==> flow/design.v <==
`timescale 1ns / 1ps
module iir_filter (
    input wire clk,
    input wire rst,
    input wire signed [15:0] x_in,
    output reg signed [15:0] y_out
);
    localparam signed [39:0] B0 =  3947;
    localparam signed [39:0] B1 = -7894;
    localparam signed [39:0] B2 =  3947;
    localparam signed [39:0] A2 = -7891; 
    localparam signed [39:0] A3 =  3801;
    reg signed [39:0] z1;
    reg signed [39:0] z2;
    wire signed [39:0] x_ext;
    wire signed [39:0] b0_x, b1_x, b2_x;
    wire signed [39:0] a2_y, a3_y;
    wire signed [39:0] y_acc;
    assign x_ext = {{24{x_in[15]}}, x_in};
    assign b0_x = x_ext * B0;
    assign b1_x = x_ext * B1;
    assign b2_x = x_ext * B2;
    assign y_acc = b0_x + z1;
    reg signed [15:0] y_comb;
    wire signed [39:0] y_scaled = y_acc >>> 12; 
    always @(*) begin
        if (y_scaled > 32767)      
            y_comb = 32767;
        else if (y_scaled < -32768) 
            y_comb = -32768;
        else                        
            y_comb = y_scaled[15:0];
    end
    wire signed [39:0] y_comb_ext = {{24{y_comb[15]}}, y_comb};
    assign a2_y = y_comb_ext * A2;
    assign a3_y = y_comb_ext * A3;
    always @(posedge clk) begin
        if (rst) begin
            y_out <= 0;
            z1 <= 0;
            z2 <= 0;
        end else begin
            y_out <= y_comb;
            z1 <= b1_x - a2_y + z2;
            z2 <= b2_x - a3_y;
        end
    end
endmodule
`timescale 1ns / 1ps
module threshold_estimator (
    input wire clk,
    input wire rst,
    input wire signed [15:0] data_in,
    output reg signed [15:0] threshold
);
    reg signed [15:0] abs_data;
    always @(*) begin
        if (data_in == -16'd32768) abs_data = 16'd32767;
        else abs_data = (data_in < 0) ? -data_in : data_in;
    end
    localparam K = 14; 
    reg signed [31:0] accumulator;
    always @(posedge clk) begin
        if (rst) begin
            accumulator <= 0;
            threshold <= 0;
        end else begin
            accumulator <= accumulator - (accumulator >>> K) + abs_data;
            threshold <= -(((accumulator >>> K) * 45) >>> 3);
        end
    end
endmodule
`timescale 1ns / 1ps
module spike_detect (
    input wire clk,
    input wire rst,
    input wire signed [15:0] data_in,
    input wire signed [15:0] threshold,
    output reg spike_out
);
    localparam integer LOCKOUT = 20;
    localparam signed [15:0] SATURATION_NEG = -16'd30000;
    reg [4:0] timer;
    always @(posedge clk) begin
        if (rst) begin
            spike_out <= 0;
            timer <= 0;
        end else begin
            spike_out <= 0;
            if (timer > 0) begin
                timer <= timer - 1;
            end else begin
                if ((data_in < threshold) && (data_in > SATURATION_NEG)) begin
                    spike_out <= 1;
                    timer <= LOCKOUT;
                end
            end
        end
    end
endmodule
`timescale 1ns / 1ps
module velocity_decoder (
    input wire clk,
    input wire rst,
    input wire bin_strobe,  
    input wire signed [15:0] bin_count,  
    output reg signed [15:0] velocity  
);
    localparam signed [15:0] M1 = 16'd3891;  
    localparam signed [15:0] M2 = 16'd819;  
    localparam signed [15:0] MAX_VEL = 16'd20480; 
    localparam signed [15:0] MIN_VEL = -16'd20480;
    reg signed [31:0] term1;  
    reg signed [31:0] term2;  
    reg signed [31:0] sum;  
    always @(posedge clk) begin
        if (rst) begin
            velocity <= 0;
        end else if (bin_strobe) begin
            term1 = velocity * M1; 
            term2 = (bin_count * M2) <<< 12;
            sum = term1 + term2;
            if ((sum >>> 12) > MAX_VEL) 
                velocity <= MAX_VEL;
            else if ((sum >>> 12) < MIN_VEL)
                velocity <= MIN_VEL;
            else
                velocity <= sum >>> 12;
        end
    end
endmodule
`timescale 1ns / 1ps
module neural_pipeline_top (
    input wire clk,
    input wire rst,
    input wire signed [15:0] raw_in,
    output wire signed [15:0] vel_out
);
    wire signed [15:0] filt_out;
    wire spike_pulse_raw;  
    reg spike_pulse_safe;  
    wire signed [15:0] auto_threshold;
    reg [17:0] warmup_cnt; 
    always @(posedge clk) begin
        if (rst) begin
            warmup_cnt <= 0;
            spike_pulse_safe <= 0;
        end else begin
            if (warmup_cnt < 150000) 
                warmup_cnt <= warmup_cnt + 1;
            if (warmup_cnt == 150000) 
                spike_pulse_safe <= spike_pulse_raw;
            else 
                spike_pulse_safe <= 0;
        end
    end
    reg [10:0] bin_timer;
    reg bin_strobe;
    reg signed [15:0] bin_accumulator;
    reg signed [15:0] current_bin_count;
    iir_filter u_filter (
        .clk(clk),
        .rst(rst),
        .x_in(raw_in),
        .y_out(filt_out)
    );
    threshold_estimator u_thresh_gen (
        .clk(clk),
        .rst(rst),
        .data_in(filt_out),
        .threshold(auto_threshold)
    );
    spike_detect u_detect (
        .clk(clk),
        .rst(rst),
        .data_in(filt_out),
        .threshold(auto_threshold), 
        .spike_out(spike_pulse_raw) 
    );
    always @(posedge clk) begin
        if (rst) begin
            bin_timer <= 0;
            bin_accumulator <= 0;
            current_bin_count <= 0;
            bin_strobe <= 0;
        end else begin
            bin_strobe <= 0;
            if (spike_pulse_safe)
                bin_accumulator <= bin_accumulator + 1;
            if (bin_timer == 1499) begin
                bin_timer <= 0;
                current_bin_count <= bin_accumulator;
                bin_accumulator <= 0;
                bin_strobe <= 1;
            end else begin
                bin_timer <= bin_timer + 1;
                bin_strobe <= 0;
            end
        end
    end
    velocity_decoder u_decoder (
        .clk(clk),
        .rst(rst),
        .bin_strobe(bin_strobe),
        .bin_count(current_bin_count),
        .velocity(vel_out)
    );
endmodule
Tool chain data of neural_pipeline_top
The steps from the RTL of neural_pipeline_top to its reports follow in flow order.
Lines are those of the file above, counted from 1.
Operators carry their Yosys type and port widths (W data, S select, Z words).
Cell names lack the library's common part.
A cell with - has no value.
- design top: neural_pipeline_top
- clock port: clk
- standard-cell library: sky130hd
- timing corner: tt_025C_1v80

Word-level counts
Counts by Yosys on the flattened word-level netlist (proc, flatten, opt, wreduce; memories kept). Register bits leave out memories and registers merged into their read ports (data or address). Print and check cells are left out. Cells with the same type and inputs are merged into one.
- elaborated cells at 62
- bits of input ports: 18
- output and inout port bits at 16
- register bits at 229
- muxes and demuxes at 10
- noted equality and inequality tests: 3
- noted bitwise operators: 1
- reduce/logical cells: 5
- noted add/subtract/negate cells: 13
- magnitude comparators at 9
- multipliers at 7
- operator list (kind ; number):
    $mul A16 B13 Y29 const B ; 4
    $mul A16 B14 Y30 const B ; 1
    $mul A16 B11 Y20 const B ; 1
    $mul A18 B7 Y19 const B ; 1
    $mux W16 ; 6
    $add A29 B40 Y40 ; 1
    $add A40 B40 Y40 ; 1
    $sub A40 B40 Y40 ; 1
    $neg A16 Y16 ; 2
    $add A29 B32 Y32 ; 1
    $add A32 B16 Y32 ; 1
    $sub A32 B18 Y32 ; 1
    $sub A29 B29 Y30 ; 1
    $gt A28 B16 Y1 const B ; 1
    $lt A28 B16 Y1 const B ; 1
    $gt A20 B16 Y1 const B ; 1
    $lt A20 B16 Y1 const B ; 1
    $add A18 B1 Y18 const B ; 1
    $lt A18 B18 Y1 const B ; 1
    $eq A18 B18 Y1 const B ; 1
    $lt A16 B1 Y1 const B ; 1
    $lt A16 B16 Y1 ; 1
    $gt A16 B16 Y1 const B ; 1
    $eq A16 B16 Y1 const B ; 1
    $add A16 B2 Y16 const B ; 1
    $add A11 B1 Y11 const B ; 1
    $eq A11 B11 Y1 const B ; 1
    $mux W5 ; 2
Other operator kinds: 7; their cells: 10.

Depth
Depth = most cells in a row (Yosys ltp): at word level without a register or memory, in the mapped netlist without a sequential cell, where the memories' decode and read muxes count.
- word-level depth at 8
- ABC_AREA: 1
- depth in mapped cells: 76
- noted depth with buffers taken out: 74

After synthesis
The flow's flattened synthesis, as Yosys stat reports it; memories are mapped. The netlist is that of the ABC_AREA named above (0 if unset); the other value can give another one.
Totals and module areas in this step are rounded.
- cells by type (type ; number ; area in all (µm²)):
    fa_1 ; 524 ; 1.05E+04
    ha_1 ; 712 ; 8.91E+03
    inv_1 ; 1363 ; 5.12E+03
    dfxtp_1 ; 219 ; 4.38E+03
    nand2_1 ; 805 ; 3.02E+03
    a21oi_1 ; 438 ; 2.19E+03
    nor2_1 ; 334 ; 1.25E+03
    xor2_1 ; 138 ; 1.21E+03
    o21ai_0 ; 235 ; 1.18E+03
    nand3_1 ; 165 ; 825.792
    xnor2_1 ; 70 ; 613.088
    o21a_1 ; 45 ; 337.824
    nor3_1 ; 63 ; 315.302
    nand4_1 ; 47 ; 294.032
    o21bai_1 ; 27 ; 202.694
    a21o_1 ; 20 ; 150.144
    nor4_1 ; 19 ; 118.864
    a31oi_1 ; 17 ; 106.352
Other cell types: 38; their cells: 188.
- sequential area: 4384 µm²
- noted cells in the netlist: 5429
- noted mapped area: 41940 µm²
- noted flip-flops: 219
- noted buffers: 40

Worst setup path after synthesis
Source: OpenSTA report_checks on the synthesized netlist (no wires, ideal clock, input and output delay 20% of the period each), path of least setup slack; recovery checks are left aside. Register names are those of the netlist, which keeps one name where synthesis merged equal registers.
- path kind: input to register
- start point: input port raw_in[14]
- end point: register u_filter.z1[31]
- slack: 7.500 ns
- delay of the path: 12.500 ns
- library setup time at 0.133 ns
- noted clock period: 25.0 ns
- noted launch time at the first pin: 5.000 ns
- data arrival time: 17.367 ns
- driving pins on the path: 64
- path buffers: 2
- noted external input delay: 5.000 ns
- data required time: 24.867 ns
- synthesis period reached: 17.5 ns
"delay of the path" = arrival - input delay + setup time.
"driving pins on the path": output pins that drive a net of the path, with the launching flip-flop's if there is one; two outputs of one cell count as two.
"synthesis period reached" = period - worst setup slack (recovery checks aside). The figure is calculated, with input and output delays left at 20% of the set period.
Between the ends stands the longest chain of elaborated cells between them, by number of cells; it is not shown to be the way that was timed. Of several equally long chains one is given.
A line is the first line of the expression or statement that the cell stems from. Yosys adds cells for indexed reads and writes and turns some case tables into memories.
- cells stage by stage: inv_1 > ha_1 > inv_1 > ha_1 > xor2_1 > fa_1 > fa_1 > inv_1 > fa_1 > inv_1 > ha_1 > nand2_1 > nor4_1 > a21oi_1 > o21ai_0 > a31oi_1 > xnor2_1 > ha_1 > (+28 left out) > a21oi_1 > o21ai_0 > a21oi_1 > o21bai_1 > a31oi_1 > xnor2_1 > fa_1 > inv_1 > ha_1 > nand2_1 > nor4_1 > a21oi_1 > o21ai_1 > nand3_1 > a21oi_1 > nor3_1 > o21ai_1 > nor2_1
- length of the longest elaborated chain at 8
- elaborated cells on any way between the ends: 10
- classes of those cells: 3 x add/sub; 3 x mul; 2 x compare; 2 x mux
- ends and longest elaborated chain, after synthesis (element ; line ; text):
    from (decl) ; 136 ; input wire signed [15:0] raw_in,
    $mul A16 B13 Y29 ; 20 ; assign b0_x = x_ext * B0;
    $add A29 B40 Y40 ; 23 ; assign y_acc = b0_x + z1;
    $lt A28 B16 Y1 ; 29 ; else if (y_scaled < -32768)
    $mux W16 ; 29 ;
    $mux W16 ; 27 ; if (y_scaled > 32767)
    $mul A16 B14 Y30 ; 35 ; assign a2_y = y_comb_ext * A2;
    $sub A40 B40 Y40 ; 44 ; z1 <= b1_x - a2_y + z2;
    $add A40 B40 Y40 ; 44 ;
    to (assign) ; 40 ; z1 <= 0;
    to (assign) ; 44 ;
    to (decl) ; 13 ; reg signed [39:0] z1;
Nets of the timed path that keep an RTL name, with a line that drives or declares them; the list need not be complete.
- named nets, after synthesis (net ; line):
    u_filter.y_comb[3] ; 27

Path in the finished layout
Path of least setup slack in the final report of flow run A (OpenROAD, finished layout, wires in). Where an end is a register, its clock arrival counts in the times.
- path kind: input to register
- start point: input port raw_in[10]
- end point: register u_filter.z1[35]
- slack: 7.92 ns
- data arrival time: 22.71 ns
- noted clock period: 30.1 ns
- driving pins on the path: 65
- noted external input delay: 6.02 ns
- library setup time at 0.07 ns
- noted launch time at the first pin: 6.02 ns
- path buffers: 2
- data required time: 30.63 ns
Between the ends stands the longest chain of elaborated cells between them, by number of cells; it is not shown to be the way that was timed. Of several equally long chains one is given.
- cells stage by stage: clkdlybuf4s50_1 > ha_1 > inv_1 > fa_1 > inv_1 > fa_1 > fa_1 > inv_1 > fa_1 > inv_1 > ha_1 > nand2_1 > nor3_1 > nand3_1 > nand3_1 > nand2_1 > nand2_1 > inv_1 > (+29 left out) > a21oi_1 > o21bai_1 > a31oi_1 > xnor2_1 > fa_1 > inv_1 > ha_1 > nand2_1 > nand3b_1 > o211ai_1 > a21oi_1 > o21ai_1 > buf_4 > nand3_1 > a21oi_1 > nor3_1 > o21ai_1 > nor2_1
- length of the longest elaborated chain at 8
- elaborated cells on any way between the ends: 10
- classes of those cells: 3 x add/sub; 3 x mul; 2 x compare; 2 x mux
- ends and longest elaborated chain, after layout (element ; line ; text):
    from (decl) ; 136 ; input wire signed [15:0] raw_in,
    $mul A16 B13 Y29 ; 20 ; assign b0_x = x_ext * B0;
    $add A29 B40 Y40 ; 23 ; assign y_acc = b0_x + z1;
    $lt A28 B16 Y1 ; 29 ; else if (y_scaled < -32768)
    $mux W16 ; 29 ;
    $mux W16 ; 27 ; if (y_scaled > 32767)
    $mul A16 B14 Y30 ; 35 ; assign a2_y = y_comb_ext * A2;
    $sub A40 B40 Y40 ; 44 ; z1 <= b1_x - a2_y + z2;
    $add A40 B40 Y40 ; 44 ;
    to (assign) ; 40 ; z1 <= 0;
    to (assign) ; 44 ;
    to (decl) ; 13 ; reg signed [39:0] z1;
Nets of the timed path that keep an RTL name, with a line that drives or declares them; the list need not be complete.
- named nets, after layout (net ; line):
    u_filter.y_comb[5] ; 27

Appendix: measured runs

Design neural_pipeline_top on sky130hd. What follows are 4 stored runs of the flow, each under its own settings; their order means nothing. The constraints put input and output delay at 20% of the set period each and load the outputs with 0.01 pF.
"clock period reached" is the run's clock period less its worst setup slack. It is reckoned from that one timing run; input and output delays stay at 20% of the period that was set.
"time of the worst setup path" is the time allowed to the run's worst setup path (the clock period less input and output delay, where it has them) less its slack. Clock arrival times count: a late capture clock shortens it, a late launch clock lengthens it.
Measured values are rounded.

Flow run A
Settings were ABC_AREA = 1; CAP_MARGIN = 35; CELL_PAD_IN_SITES_DETAIL_PLACEMENT = 1; CELL_PAD_IN_SITES_GLOBAL_PLACEMENT = 2; CORE_ASPECT_RATIO = 1.99; CORE_UTILIZATION = 51; GPL_TIMING_DRIVEN = 1; MAX_ROUTING_LAYER = met4; SLEW_MARGIN = 0; TNS_END_PERCENT = 5; period_ns = 30.1; CORE_MARGIN = 2
- chip area after synthesis (Yosys) at 41940 µm²
- die outline area: 84670 µm²
- noted the standard-cell area after layout: 44470 µm²
- utilization after routing at 0.545
- lowest setup slack at 7.918 ns
- noted the post-route setup TNS: 0.000 ns
- worst hold slack in the final report: 0.449 ns
- clock period reached: 22.182 ns
- noted the time of the worst setup path: 16.16 ns
- worst setup path type: input to register

Flow run B
Settings were CORE_UTILIZATION = 48; GPL_TIMING_DRIVEN = 0; MAX_ROUTING_LAYER = met4; period_ns = 25.0; CAP_MARGIN = 20; CORE_MARGIN = 2; SLEW_MARGIN = 20
- chip area after synthesis (Yosys) at 40390 µm²
- die outline area: 86480 µm²
- noted the standard-cell area after layout: 43210 µm²
- utilization after routing at 0.518
- lowest setup slack at 1.021 ns
- noted the post-route setup TNS: 0.000 ns
- worst hold slack in the final report: 0.470 ns
- clock period reached: 23.979 ns
- noted the time of the worst setup path: 18.98 ns
- worst setup path type: input to register

Flow run C
Settings were GPL_ROUTABILITY_DRIVEN = 0; GPL_TIMING_DRIVEN = 0; period_ns = 25.0; CAP_MARGIN = 20; CORE_MARGIN = 2; CORE_UTILIZATION = 40; SLEW_MARGIN = 20
- chip area after synthesis (Yosys) at 40390 µm²
- die outline area: 103500 µm²
- noted the standard-cell area after layout: 43510 µm²
- utilization after routing at 0.434
- lowest setup slack at 0.944 ns
- noted the post-route setup TNS: 0.000 ns
- worst hold slack in the final report: 0.465 ns
- clock period reached: 24.056 ns
- noted the time of the worst setup path: 19.06 ns
- worst setup path type: input to register

Flow run D
Settings were CAP_MARGIN = 20; CELL_PAD_IN_SITES_DETAIL_PLACEMENT = 2; CELL_PAD_IN_SITES_GLOBAL_PLACEMENT = 3; CORE_UTILIZATION = 29; MAX_ROUTING_LAYER = met5; PLACE_DENSITY_LB_ADDON = 0.19; SLEW_MARGIN = 40; period_ns = 19.3; CORE_MARGIN = 2
- chip area after synthesis (Yosys) at 40390 µm²
- die outline area: 142300 µm²
- noted the standard-cell area after layout: 48660 µm²
- utilization after routing at 0.353
- lowest setup slack at 0.713 ns
- noted the post-route setup TNS: 0.000 ns
- worst hold slack in the final report: 0.469 ns
- clock period reached: 18.587 ns
- noted the time of the worst setup path: 14.73 ns
- worst setup path type: input to register
